==> flow/design.v <==
module adder_floating_point(
							input logic signed [31:0]  operand_normalized_ieee_a , operand_normalized_ieee_b , 
							output logic signed [31:0]  final_sum , 
							output logic zero ,
							output logic overflow ,
							output logic underflow ,
							input logic op 
							);
logic carrynan;
logic signed [24:0]  fraction_a , fraction_b ; 
logic signed [24:0] sum ; 
logic [7:0] exponent_a , exponent_b , positive_difference , biggest_exponent;
logic signB;
always_comb
	begin
	sum = 0;
	carrynan = 0;
	overflow = 0;
	underflow = 0;
	signB=op^operand_normalized_ieee_b[31];
		fraction_a [22:0] = operand_normalized_ieee_a [22:0] ;
		fraction_a[23] = 1 ;
		fraction_a[24] = 0 ;
		exponent_a = operand_normalized_ieee_a [30:23] ;
		fraction_b [22:0] = operand_normalized_ieee_b [22:0] ;
		fraction_b[23] = 1 ;
		fraction_b[24] = 0 ;
		exponent_b = operand_normalized_ieee_b [30:23] ;
	if(exponent_a >= exponent_b)
		begin	
			positive_difference = exponent_a - exponent_b;
			fraction_b >>>= positive_difference ;
			biggest_exponent = exponent_a ; 
		end
	else 
		begin
			positive_difference = exponent_b - exponent_a;
			fraction_a>>>= positive_difference ;
			biggest_exponent = exponent_b;
		end
		if (&exponent_a & ~&exponent_b)
			final_sum = operand_normalized_ieee_a ;
		else if (&exponent_b & ~&exponent_a)
			begin	
			final_sum[30:0] = operand_normalized_ieee_b[30:0] ;
			final_sum[31] = signB ;
			end
		else if (&exponent_a & &exponent_b )
			begin
					if (operand_normalized_ieee_a[31] != signB)
							final_sum = 32'b01111111100000000000000000000001 ;
						else 
							begin
								{carrynan,final_sum[22:0]} = fraction_a + fraction_b ;
								final_sum[31] = operand_normalized_ieee_a[31];
								final_sum [30:23] = biggest_exponent ;
								if(carrynan)
									final_sum = 32'b01111111100000000000000000000001 ;
							end
			end
		else if ((operand_normalized_ieee_a==0)&(operand_normalized_ieee_b==0))
						final_sum = 32'b0;
		else if ((~&exponent_a & ~&exponent_b) & (operand_normalized_ieee_a[22:0] == operand_normalized_ieee_b[22:0]) & (operand_normalized_ieee_a[31] != signB) & (exponent_a == exponent_b) )
						final_sum = 32'b0;
			else
				begin
if(operand_normalized_ieee_a[31]==signB)
begin
		sum = fraction_a + fraction_b;	
		final_sum[31]=operand_normalized_ieee_a[31];
		if (sum[24] == 1 )
		begin
			biggest_exponent= biggest_exponent + 1 ;
			sum=sum>>1;
end					
end
else
if (exponent_a > exponent_b)
begin
			sum = fraction_a - fraction_b;	
      final_sum[31]=operand_normalized_ieee_a[31];
end
else if (exponent_a < exponent_b)
  begin
		sum = fraction_b - fraction_a;	
final_sum[31]=signB;
end
else if (fraction_a>=fraction_b)
  begin
		sum=fraction_a - fraction_b;
    final_sum[31]=operand_normalized_ieee_a[31];
end
else
  begin
		sum=fraction_b - fraction_a;
	final_sum[31]=signB;
	end
        if (sum[23]==0)
        for(int i =0 ; i<=23;i=i+1)	
        begin
          if(sum[23]==0)
          begin
            if (biggest_exponent>=1) 
            begin	
            biggest_exponent=biggest_exponent-1;
            sum=sum<<1;
            end
          end
        end
 if (sum[24] == 1 )
		begin
			biggest_exponent= biggest_exponent + 1 ;
			sum=sum>>1;
			end     
final_sum[30:23]=biggest_exponent;
final_sum[22:0]=sum[22:0];
		end
if (biggest_exponent == 0)
			begin
			underflow = 1 ; 
			end
else if (biggest_exponent > 8'd254)
			begin
			overflow = 1 ;
			end
zero = (~|final_sum);
end
endmodule
module fp_adder_top (
    input  logic        clk,
    input  logic        rst,
    input  logic        start,
    input  logic [31:0] operand_normalized_ieee_a,
    input  logic [31:0] operand_normalized_ieee_b,
    input  logic        op,
    output logic [31:0] final_sum,
    output logic        finish,
    output logic        zero,
    output logic        overflow,
    output logic        underflow
);
  logic [31:0] a_q, b_q;
  logic        op_q, valid_q;
  logic [31:0] sum_d;
  logic        zero_d, overflow_d, underflow_d;
  always_ff @(posedge clk) begin
    a_q  <= operand_normalized_ieee_a;
    b_q  <= operand_normalized_ieee_b;
    op_q <= op;
    if (rst) valid_q <= 1'b0;
    else     valid_q <= start;
  end
  adder_floating_point u_add (
      .operand_normalized_ieee_a(a_q),
      .operand_normalized_ieee_b(b_q),
      .final_sum(sum_d),
      .zero(zero_d),
      .overflow(overflow_d),
      .underflow(underflow_d),
      .op(op_q)
  );
  always_ff @(posedge clk) begin
    final_sum <= sum_d;
    zero      <= zero_d;
    overflow  <= overflow_d;
    underflow <= underflow_d;
    if (rst) finish <= 1'b0;
    else     finish <= valid_q;
  end
endmodule
# Reports on fp_adder_top
# Tool output for the design above, in the order of the flow.
# Lines are those of the file above, counted from 1.
# Operators carry their Yosys type and port widths (W data, S select, Z words).
# Cell names lack the library's common part.
# A cell with - has no value.
# setup
top_module	fp_adder_top
clock_port	clk
cell_library	sky130hd
pvt_corner	tt_025C_1v80

# Word level
# Source: Yosys, flattened and elaborated, memories not mapped. Widths are those after wreduce; folded enables and synchronous resets count as part of the registers. Registers that Yosys merges into a memory's read port (data or address) are not register bits. Print and check cells do not count. Equal cells are merged and count once.
# op_classes
n_reduce_logical	9
n_cmp	29
shifts	2
muxes	425
addsub	31
bitwise	9
n_eq	4
# ops
operator	n
$mux W25	202
$mux W8	206
$sub A8 B1 Y8 const B	24
$ge A8 B1 Y1 const B	24
$mux W32	5
$logic_not A32 Y1	2
$sub A25 B25 Y25	2
$sshr A25 B8 Y25	2
$mux W23	2
$reduce_or A32 Y1	1
$mux W31	1
$add A25 B25 Y25	1
$ge A25 B25 Y1	1
$mux W24	1
$eq A23 B23 Y1	1
$add A8 B1 Y8 const B	2
$sub A8 B8 Y8	2
$reduce_and A8 Y1	2
$and A1 B1 Y1	8
$ge A8 B8 Y1	1
$gt A8 B8 Y1	1
$lt A8 B8 Y1	1
$gt A8 B8 Y1 const B	1
$eq A8 B8 Y1	1
$logic_not A8 Y1	1
$mux W1	8
$logic_not A1 Y1	3
$eq A1 B1 Y1	1
# Not listed: further kinds 2, cells in them 2.
# word_totals
wordCells	518
in_bits	68
ff_bits	102
output_inout_bits	36

# Logic depth
# Yosys ltp: most cells in a row. Word level: on the elaborated netlist, between registers, memories and ports. Mapped: between sequential cells and ports; inverters and the memories' decode and read muxes count.
# depth
depth_word	235
abc_area	0
mapped_depth	210
mapped_depth_nobuf	194

# Mapped cells and area
# Source: synth_stat.txt of the flow (Yosys; design flattened, memories mapped). It holds for the ABC_AREA given above (unset counts as 0); a run with the other value may have another netlist.
# synth_totals
sequential_area_mm2	0.002042
mapped_cells	4446
flip_flops	102
n_buf	231
area_mm2	0.0307557
# by_type
cell	n	type_area_um2
mux2i_1	295	2.95E+03
dfxtp_1	102	2.04E+03
a21oi_1	390	1.95E+03
nand2_1	518	1.94E+03
nor2_1	498	1.87E+03
ha_1	135	1689.12
o21ai_0	278	1.39E+03
xnor2_1	104	910.874
mux2_2	75	844.56
inv_1	172	645.619
nor3_1	122	610.586
nand3_1	97	485.466
clkbuf_1	112	420.403
a211oi_1	54	405.389
o211ai_1	46	345.331
a31oi_1	55	344.08
nand4_1	51	319.056
a21o_1	42	315.302
# Other cell types: 162; their cells: 1300.
# The figures by module come from a second, unflattened synthesis with its own total; it is not the netlist above.
# hier_totals
hier_cells	4389
area_unflattened_mm2	0.0296935
# Each row is one instance without its submodules.
# by_module
mod	seq_area_mm2	n_inst	area_mm2	n_cells
adder_floating_point	0	1	0.027639	4285
fp_adder_top	0.002042	1	0.0020545	104

# Timing after synthesis
# OpenSTA on the mapped netlist: ideal clock, no wires. The path of least setup slack (recovery checks aside). Input and output delay are each 20% of the period. Register names are those of the netlist, which keeps one name where synthesis merged equal registers.
# synth_timing
kind	flip-flop to flip-flop
start	register a_q[26]
end	register zero
setup_time_ns	0.088
t_first_pin_ns	0.000
n_path_buf	21
required_time_ns	39.912
period_ns	40.0
path_stages	200
arrival_time_ns	43.340
setup_slack_ns	-3.427
delay_ns	43.428
period_less_setup_slack_ns	43.427
# "delay_ns" = arrival - input delay + setup time.
# "path_stages" counts driving pins, that of a launching flip-flop among them; a cell with two outputs on the path counts twice.
# "period_less_setup_slack_ns" = period - worst setup slack (recovery checks aside). The figure is calculated, with input and output delays left at 20% of the set period.
# The rows between start and end are the longest chain of elaborated cells between them; the timing report does not say that the signal goes this way. Where chains are equally long, one stands for them.
# Each line given opens the expression or statement behind the cell; cells for indexed reads and writes are added by Yosys, which also makes memories of some case tables.
# synth_between
cell_sequence	dfxtp_1 > clkbuf_1 > inv_1 > ha_1 > a21oi_2 > a31oi_2 > nor2_2 > clkbuf_1 > buf_1 > clkbuf_1 > mux2i_1 > o211ai_1 > o21ai_0 > nor2_1 > a21oi_1 > a211oi_1 > o21bai_1 > o21ai_0 > [164 not listed] > o2111ai_1 > o41ai_4 > xnor2_1 > inv_1 > ha_1 > nor3_1 > o211ai_2 > and4bb_1 > nor2_2 > xnor2_1 > a21oi_1 > ha_1 > nand2_1 > xnor2_1 > a2111oi_0 > nor4bb_1 > nand4b_1 > nor4_2
elab_chain_len	235
cone_cells	493
cone_classes	add/sub: 31; compare: 28; eq/ne: 1; shift: 2; mux: 418; logic: 8; reduce/logical: 5
# synth_lines
item	line_no	rtl
from (decl)	142	logic [31:0] a_q, b_q;
from (assign)	147	a_q  <= operand_normalized_ieee_a;
$sub A8 B8 Y8	37	positive_difference = exponent_b - exponent_a;
$sshr A25 B8 Y25	38	fraction_a>>>= positive_difference ;
$mux W25	29	if(exponent_a >= exponent_b)
$add A25 B25 Y25	69	sum = fraction_a + fraction_b;
$mux W8	71	if (sum[24] == 1 )
$mux W8	67	if(operand_normalized_ieee_a[31]==signB)
$mux W8	63	else if ((~&exponent_a & ~&exponent_b) & (operand_normalized_ieee_a[22:0] == operand_normalized_ieee_b[22:0]) ...
[221 not listed]	-
$mux W8	63
$mux W32	61	else if ((operand_normalized_ieee_a==0)&(operand_normalized_ieee_b==0))
$mux W32	48	else if (&exponent_a & &exponent_b )
$mux W31	43	else if (&exponent_b & ~&exponent_a)
$mux W32	41	if (&exponent_a & ~&exponent_b)
$reduce_or A32 Y1	126	zero = (~|final_sum);
$logic_not A1 Y1	126
to (assign)	164	zero      <= zero_d;
to (decl)	138	output logic        zero,

# Path in the finished layout
# Path of least setup slack in the final report of job 1 (OpenROAD, finished layout, wires in). Where an end is a register, its clock arrival counts in the times.
# layout_timing
kind	flip-flop to flip-flop
start	register a_q[23]
end	register zero
t_first_pin_ns	0.38
setup_slack_ns	-9.08
path_stages	188
setup_time_ns	0.08
period_ns	25.3
required_time_ns	25.61
arrival_time_ns	34.69
n_path_buf	14
# The rows between start and end are the longest chain of elaborated cells between them; the timing report does not say that the signal goes this way. Where chains are equally long, one stands for them.
# layout_between
cell_sequence	dfxtp_2 > buf_4 > ha_2 > fa_2 > and2b_2 > o21ai_2 > nand2b_1 > a21o_1 > a21oi_2 > xnor2_2 > nor3_2 > a311oi_1 > a21o_2 > clkbuf_16 > buf_4 > nor2_1 > a21oi_2 > nor2_1 > [152 not listed] > o41ai_4 > buf_4 > xnor2_4 > inv_2 > ha_4 > nor3_4 > o211ai_4 > and4bb_4 > nor2_4 > xnor2_2 > a21oi_2 > ha_4 > nand2_2 > xnor2_1 > a2111oi_2 > nor4bb_1 > nand4b_1 > nor4_2
elab_chain_len	235
cone_cells	493
cone_classes	add/sub: 31; compare: 28; eq/ne: 1; shift: 2; mux: 418; logic: 8; reduce/logical: 5
# layout_lines
item	line_no	rtl
from (decl)	142	logic [31:0] a_q, b_q;
from (assign)	147	a_q  <= operand_normalized_ieee_a;
$sub A8 B8 Y8	37	positive_difference = exponent_b - exponent_a;
$sshr A25 B8 Y25	38	fraction_a>>>= positive_difference ;
$mux W25	29	if(exponent_a >= exponent_b)
$add A25 B25 Y25	69	sum = fraction_a + fraction_b;
$mux W8	71	if (sum[24] == 1 )
$mux W8	67	if(operand_normalized_ieee_a[31]==signB)
$mux W8	63	else if ((~&exponent_a & ~&exponent_b) & (operand_normalized_ieee_a[22:0] == operand_normalized_ieee_b[22:0]) ...
[221 not listed]	-
$mux W8	63
$mux W32	61	else if ((operand_normalized_ieee_a==0)&(operand_normalized_ieee_b==0))
$mux W32	48	else if (&exponent_a & &exponent_b )
$mux W31	43	else if (&exponent_b & ~&exponent_a)
$mux W32	41	if (&exponent_a & ~&exponent_b)
$reduce_or A32 Y1	126	zero = (~|final_sum);
$logic_not A1 Y1	126
to (assign)	164	zero      <= zero_d;
to (decl)	138	output logic        zero,

# Record of 3 stored runs of the RTL-to-layout flow on fp_adder_top, platform sky130hd. The runs are unordered. Constraints: input delay and output delay 20% of the set period each, output load 0.01 pF.
# "period_less_ws_ns" means the clock period less the worst setup slack. The figure is calculated, with input and output delays left at 20% of the set period.
# "worst_path_allowed_less_slack_ns": the worst setup path's part of the clock period (all of it between registers, 20% less for each end at a port) less its slack. A launch clock that arrives late makes it longer, a capture clock that arrives late makes it shorter.
# Among the settings, - means not set for that run.
name,job 1,job 2,job 3
CORE_UTILIZATION,40,40,40
period_ns,25.3,40.0,40.0
CAP_MARGIN,20,20,20
CORE_MARGIN,2,2,2
SLEW_MARGIN,20,20,20
ABC_AREA,-,1,1
CELL_PAD_IN_SITES_GLOBAL_PLACEMENT,-,2,-
CORE_ASPECT_RATIO,-,1.14,1.14
CTS_CLUSTER_DIAMETER,-,319,256
GPL_ROUTABILITY_DRIVEN,-,1,0
GPL_TIMING_DRIVEN,-,1,1
HOLD_SLACK_MARGIN,-,0.12,0.12
MIN_ROUTING_LAYER,-,met1,met1
SETUP_SLACK_MARGIN,-,4.79,4.79
fin_hold_ws_ns,0.445,0.403,0.405
worst_path_allowed_less_slack_ns,34.38,32.24,32.31
worst_setup_path_type,flip-flop to flip-flop,flip-flop to flip-flop,flip-flop to flip-flop
total_die_area_mm2,0.0791241,0.0698623,0.0698623
util_pct,64.4,45.2,45.1
worstSetupSlack_ns,-9.075,7.759,7.694
period_less_ws_ns,34.375,32.241,32.306
ys_area_mm2,0.0307557,0.0271035,0.0271035
timing.setup.tns_ns,-290.659,0.000,0.000
